==> flow/design.v <==
module SME(clk,reset,chardata,isstring,ispattern,valid,match,match_index);
  input clk;
  input reset;
  input [7:0] chardata;
  input isstring;
  input ispattern;
  output match;
  output [4:0] match_index;
  output valid;
  reg match;
  reg [4:0] match_index;
  reg valid;
  reg [7:0] string_data [31:0];
  reg [5:0] string_length;
  reg [7:0] pattern_data [7:0];
  reg [3:0] pattern_length;
  reg [1:0] state;
  reg [5:0] string_counter;
  reg [3:0] pattern_counter;
  reg fresh;             
  reg [5:0] head;        
  reg star_seen;         
  reg [3:0] star_pattern;  
  reg [5:0] star_string;   
  parameter DATA_READ   = 0;
  parameter FIND_HEAD   = 1;
  parameter CHECK_DATA  = 2;
  parameter DATA_OUT    = 3;
  always@(*) valid <= (state == DATA_OUT);
  wire anchored = (pattern_data[0] == "^");
  wire [7:0] pchar = pattern_data[pattern_counter[2:0]];
  wire [7:0] schar = string_data[string_counter[4:0]];
  wire [7:0] prev_char = string_data[head[4:0] - 5'd1];
  wire at_end = (string_counter >= string_length);
  always @(posedge clk or posedge reset) begin
    if(reset)begin
      state <= DATA_READ;
      string_length <= 0;
      pattern_length <= 0;
      match_index <= 0;
      match <= 0;
      fresh <= 1;
      head <= 0;
      star_seen <= 0;
    end
    else begin
      case(state)
        DATA_READ:begin
          if(isstring)begin
            if(fresh)begin
              string_length <= 1;
              string_data[0] <= chardata;
            end
            else begin
              string_length <= string_length + 1;
              string_data[string_length[4:0]] <= chardata;
            end
            pattern_length <= 0;
            fresh <= 0;
          end
          else if(ispattern)begin
            pattern_length <= pattern_length + 1;
            pattern_data[pattern_length[2:0]] <= chardata;
            fresh <= 0;
          end
          else if(pattern_length != 0)begin
            state <= FIND_HEAD;
            head <= 0;
          end
        end
        FIND_HEAD:begin
          if(head >= string_length)begin
            state <= DATA_OUT;
            match <= 0;
            match_index <= 0;
          end
          else if(anchored && head != 0 && prev_char != " ")begin
            head <= head + 1;
          end
          else begin
            state <= CHECK_DATA;
            string_counter <= head;
            pattern_counter <= anchored ? 4'd1 : 4'd0;
            star_seen <= 0;
          end
        end
        CHECK_DATA:begin
          if(pattern_counter >= pattern_length)begin  
            state <= DATA_OUT;
            match <= 1;
            match_index <= head[4:0];
          end
          else if(pchar == "*")begin
            star_seen <= 1;
            star_pattern <= pattern_counter + 1;
            star_string <= string_counter;
            pattern_counter <= pattern_counter + 1;
          end
          else if(pchar == "$" && at_end)begin
            pattern_counter <= pattern_counter + 1;
          end
          else if(!at_end && ( schar == pchar || pchar == "."
                              || (pchar == "$" && schar == " ") ))begin
            string_counter <= string_counter + 1;
            pattern_counter <= pattern_counter + 1;
          end
          else if(star_seen && star_string < string_length)begin
            star_string <= star_string + 1;
            string_counter <= star_string + 1;
            pattern_counter <= star_pattern;
          end
          else begin
            state <= FIND_HEAD;
            head <= head + 1;
          end
        end
        DATA_OUT:begin
          match <= 0;
          match_index <= 0;
          fresh <= 1;
          pattern_length <= 0;
          state <= DATA_READ;
          if(isstring)begin
            string_length <= 1;
            string_data[0] <= chardata;
            fresh <= 0;
          end
          else if(ispattern)begin
            pattern_length <= 1;
            pattern_data[0] <= chardata;
            fresh <= 0;
          end
        end
        default begin
          state <= DATA_READ;
        end
      endcase
    end
  end
endmodule
**Step by step through the tools: SME**

The steps from the RTL of SME to its reports follow in flow order.
Lines are those of the file above, counted from 1.
Operators carry their Yosys type and port widths (W data, S select, Z words).
Cell names lack the library's common part.
The mark -- stands for no value.

- Top: SME
- Clock port: clk
- Library: sky130hd
- Corner: tt_025C_1v80

**Word-level counts**

Yosys after proc, flatten, opt, wreduce and memory -nomap, before mapping. Print and check cells are not counted. Equal cells are merged and count once.

- $add $sub $neg: 7
- Order comparisons: 4
- Equal/unequal tests: 148
- Mux-type cells: 81
- Bitwise gates (word level): 4
- Reductions and logical operators: 73

Operator list:

| kind | count |
|---|---|
| $pmux W8 S32 | 2 |
| $eq A5 B5 Y1 const B | 48 |
| $reduce_and A5 Y1 | 40 |
| $mux W6 | 23 |
| $eq A5 B4 Y1 const B | 24 |
| $mux W8 | 9 |
| $pmux W8 S8 | 1 |
| $eq A5 B3 Y1 const B | 12 |
| $ne A2 B2 Y1 const B | 22 |
| $mux W4 | 9 |
| $eq A8 B6 Y1 const B | 4 |
| $pmux W8 S2 | 2 |
| $eq A5 B2 Y1 const B | 6 |
| $eq A3 B3 Y1 const B | 8 |
| $ne A3 B3 Y1 const B | 8 |
| $add A6 B1 Y6 const B | 4 |
| $pmux W6 S2 | 2 |
| $mux W2 | 10 |
| $pmux W6 S3 | 1 |
| $pmux W4 S2 | 2 |
| $eq A5 B1 Y1 const B | 3 |
| $logic_not A5 Y1 | 3 |
| $pmux W5 S3 | 1 |
| $mux W1 | 13 |
| $eq A3 B2 Y1 const B | 4 |
| $ge A6 B6 Y1 | 2 |
| $reduce_and A6 Y1 | 2 |
| $reduce_and A11 Y1 | 1 |

Other operator kinds: 31; their cells: 51.

- Flip-flop bits (word level): 366
- Bits of input ports: 12
- Output and inout bits: 7
- Cells after elaboration: 369

**Depth**

Yosys ltp: most cells in a row. Word level: on the elaborated netlist, between registers, memories and ports. Mapped: between sequential cells and ports; inverters and the memories' decode and read muxes count.

- Depth after elaboration: 11
- ABC_AREA: 1
- Depth in mapped cells: 27
- Mapped depth without buffers: 25

**Synthesis result**

The flow's flattened synthesis, as Yosys stat reports it; memories are mapped. The netlist is that of the ABC_AREA named above (0 if unset); the other value can give another one.

- Standard cells after synthesis: 2224
- Cell area after synthesis: 19815.3 um^2
- Sequential part of the area: 10913.0 um^2
- Mapped flip-flops: 368
- Buffer cells: 69

Cell types:

| cell type | count | area in all (um^2) |
|---|---|---|
| edfxtp_1 | 340 | 1.02E+04 |
| nand2_1 | 668 | 2.51E+03 |
| nand3_1 | 280 | 1.4E+03 |
| nor2_1 | 291 | 1.09E+03 |
| inv_1 | 180 | 675.648 |
| dfrtp_1 | 26 | 650.624 |
| ha_1 | 52 | 650.624 |
| nand4_1 | 93 | 581.808 |
| buf_6 | 17 | 191.434 |
| nor2_2 | 22 | 137.632 |
| buf_2 | 27 | 135.13 |
| nor3_1 | 26 | 130.125 |
| o21ai_0 | 23 | 115.11 |
| nand3_4 | 6 | 105.101 |
| nor2_4 | 8 | 90.086 |
| a21oi_1 | 16 | 80.077 |
| nand3_2 | 7 | 70.067 |
| nand2_2 | 11 | 68.816 |

Not listed: further types 33, cells in them 131.

**Worst setup path after synthesis**

OpenSTA on the mapped netlist: ideal clock, no wires. The path of least setup slack (recovery checks aside). Input and output delay are each 20% of the period. Register names are those of the netlist, which keeps one name where synthesis merged equal registers.

- Kind: input to register
- Start point: in reset
- End point: reg pattern_data[1][0]
- Period: 6.2 ns
- Input delay: 1.240 ns
- Setup time: 0.383 ns
- Launch time at the first pin: 1.240 ns
- Arrival time: 2.856 ns
- Required time: 5.817 ns
- Path slack: 2.961 ns
- Delay of the path: 1.999 ns
- Stages on the path: 3
- Period reached after synthesis: 3.239 ns

"delay of the path" is the arrival time less input delay plus setup time.
"stages on the path": output pins that drive a net of the path, with the launching flip-flop's if there is one; two outputs of one cell count as two.
"period reached after synthesis" is the clock period less the worst setup slack; recovery checks do not enter. This is arithmetic on one report: input and output delays are still those of the set period (20% each).
Between the ends stands the longest chain of elaborated cells between them, by number of cells; it is not shown to be the way that was timed. Of several equally long chains one is given.
Each line given opens the expression or statement behind the cell; cells for indexed reads and writes are added by Yosys, which also makes memories of some case tables.
Lines with a computed index may be missing from the assigning lines.

- Cell sequence: inv_1 > nand3_1 > nor3_1
- Cells in the longest elaborated chain: 2

RTL lines, path after synthesis:

| element | RTL line | text |
|---|---|---|
| start, declared | 3 | `input reset;` |
| $not A1 Y1 | -- |  |
| $reduce_and A5 Y1 | -- |  |
| end, declared | 15 | `reg [7:0] pattern_data [7:0];` |

**Timing after layout**

From the final timing report of flow run A: the path of least setup slack in the routed layout; clock arrival at registers is part of the times.

- Kind: register to register
- Start point: reg head[0]
- End point: reg pattern_counter[2]
- Period: 5.19 ns
- Setup time: 0.33 ns
- Launch time at the first pin: 0.57 ns
- Arrival time: 4.64 ns
- Required time: 5.42 ns
- Path slack: 0.78 ns
- Stages on the path: 20

Between the ends stands the longest chain of elaborated cells between them, by number of cells; it is not shown to be the way that was timed. Of several equally long chains one is given.
A register here has more assigning lines than the two given.
Only ways into the end's enable, where the timed path ends, are counted here.

- Cell sequence: dfrtp_1 > inv_1 > ha_1 > inv_1 > nand2_1 > nand2_1 > nand3_4 > nor3_1 > nand2_1 > nand2_1 > nor2_1 > nand2_1 > nor2_1 > nand2_1 > nand2_1 > nor2_1 > nand2_1 > nand3_1 > nand4_1 > nor2_1
- Cells in the longest elaborated chain: 7

RTL lines, path after layout:

| element | RTL line | text |
|---|---|---|
| start, declared | 21 | `reg [5:0] head;` |
| start, assigned | 78 | `head <= head + 1;` |
| start, assigned | 114 | `head <= head + 1;` |
| $sub A5 B1 Y5 | 33 | `wire [7:0] prev_char = string_data[head[4:0] - 5'd1];` |
| $eq A5 B5 Y1 | 33 |  |
| $pmux W8 S32 | 33 |  |
| $ne A8 B6 Y1 | 77 | `else if(anchored && head != 0 && prev_char != " ")begin` |
| $logic_and A1 B1 Y1 | 77 |  |
| $ne A2 B2 Y1 | -- |  |
| $reduce_and A6 Y1 | -- |  |
| end, assigned | 83 | `pattern_counter <= anchored ? 4'd1 : 4'd0;` |
| end, assigned | 97 | `pattern_counter <= pattern_counter + 1;` |
| end, declared | 19 | `reg [3:0] pattern_counter;` |

# Flow runs of SME

Stored flow runs of SME (2 of them; Yosys, OpenROAD, sky130hd). They differ in their settings and are not a sequence. Constraints: input delay and output delay 20% of the set period each, output load 0.01 pF.
"achieved period": clock period set for the run, less the worst setup slack. It is reckoned from that one timing run; input and output delays stay at 20% of the period that was set.

### Flow run A

==> flow/run.sh <==
#!/bin/bash
# the make line also repeats the synthesis and layout settings of config.mk as NAME=value (left out here)
make -C /OpenROAD-flow-scripts/flow DESIGN_CONFIG=/design/flow/config.mk WORK_HOME=/design/flow/orfs CLKGATE_MAP_FILE= finish
==> flow/config.mk <==
export PLATFORM = sky130hd
export DESIGN_NAME = SME
export DESIGN_NICKNAME = SME
export VERILOG_FILES = /design/flow/design.v
export SDC_FILE = /design/flow/constraint.sdc
export NUM_CORES = 4
export LEC_CHECK = 0
export ABC_AREA = 1
export CAP_MARGIN = 10
export CELL_PAD_IN_SITES_DETAIL_PLACEMENT = 0
export CORE_MARGIN = 2
export CORE_UTILIZATION = 50
export CTS_CLUSTER_DIAMETER = 120
export GPL_TIMING_DRIVEN = 1
export PLACE_DENSITY_LB_ADDON = 0.05
export SETUP_SLACK_MARGIN = 0.61
export SLEW_MARGIN = 20
export TNS_END_PERCENT = 90
==> flow/constraint.sdc <==
create_clock -name core_clock -period 5.19 [get_ports {clk}]
set_input_delay 1.0380 -clock core_clock [delete_from_list [all_inputs] [get_ports {clk}]]
set_output_delay 1.0380 -clock core_clock [all_outputs]
set_load 0.01 [all_outputs]

Results of flow run A:
- Achieved period: 4.407 ns
- Worst setup slack after layout: 0.783 ns
- Area of the standard cells in the finished layout: 21802.2 um^2
- Final worst hold slack: 0.528 ns
- Chip area in the Yosys report: 19815.3 um^2
- Die outline area: 41239.5 um^2

### Flow run B

==> flow/run.sh <==
#!/bin/bash
# the make line also repeats the synthesis and layout settings of config.mk as NAME=value (left out here)
make -C /OpenROAD-flow-scripts/flow DESIGN_CONFIG=/design/flow/config.mk WORK_HOME=/design/flow/orfs CLKGATE_MAP_FILE= finish
==> flow/config.mk <==
export PLATFORM = sky130hd
export DESIGN_NAME = SME
export DESIGN_NICKNAME = SME
export VERILOG_FILES = /design/flow/design.v
export SDC_FILE = /design/flow/constraint.sdc
export NUM_CORES = 4
export LEC_CHECK = 0
export CAP_MARGIN = 20
export CELL_PAD_IN_SITES_DETAIL_PLACEMENT = 1
export CELL_PAD_IN_SITES_GLOBAL_PLACEMENT = 1
export CORE_MARGIN = 2
export CORE_UTILIZATION = 40
export SLEW_MARGIN = 20
==> flow/constraint.sdc <==
create_clock -name core_clock -period 6.2 [get_ports {clk}]
set_input_delay 1.2400 -clock core_clock [delete_from_list [all_inputs] [get_ports {clk}]]
set_output_delay 1.2400 -clock core_clock [all_outputs]
set_load 0.01 [all_outputs]

Results of flow run B:
- Achieved period: 5.462 ns
- Worst setup slack after layout: 0.738 ns
- Area of the standard cells in the finished layout: 21627.0 um^2
- Final worst hold slack: 0.488 ns
- Chip area in the Yosys report: 19293.5 um^2
- Die outline area: 50005.9 um^2
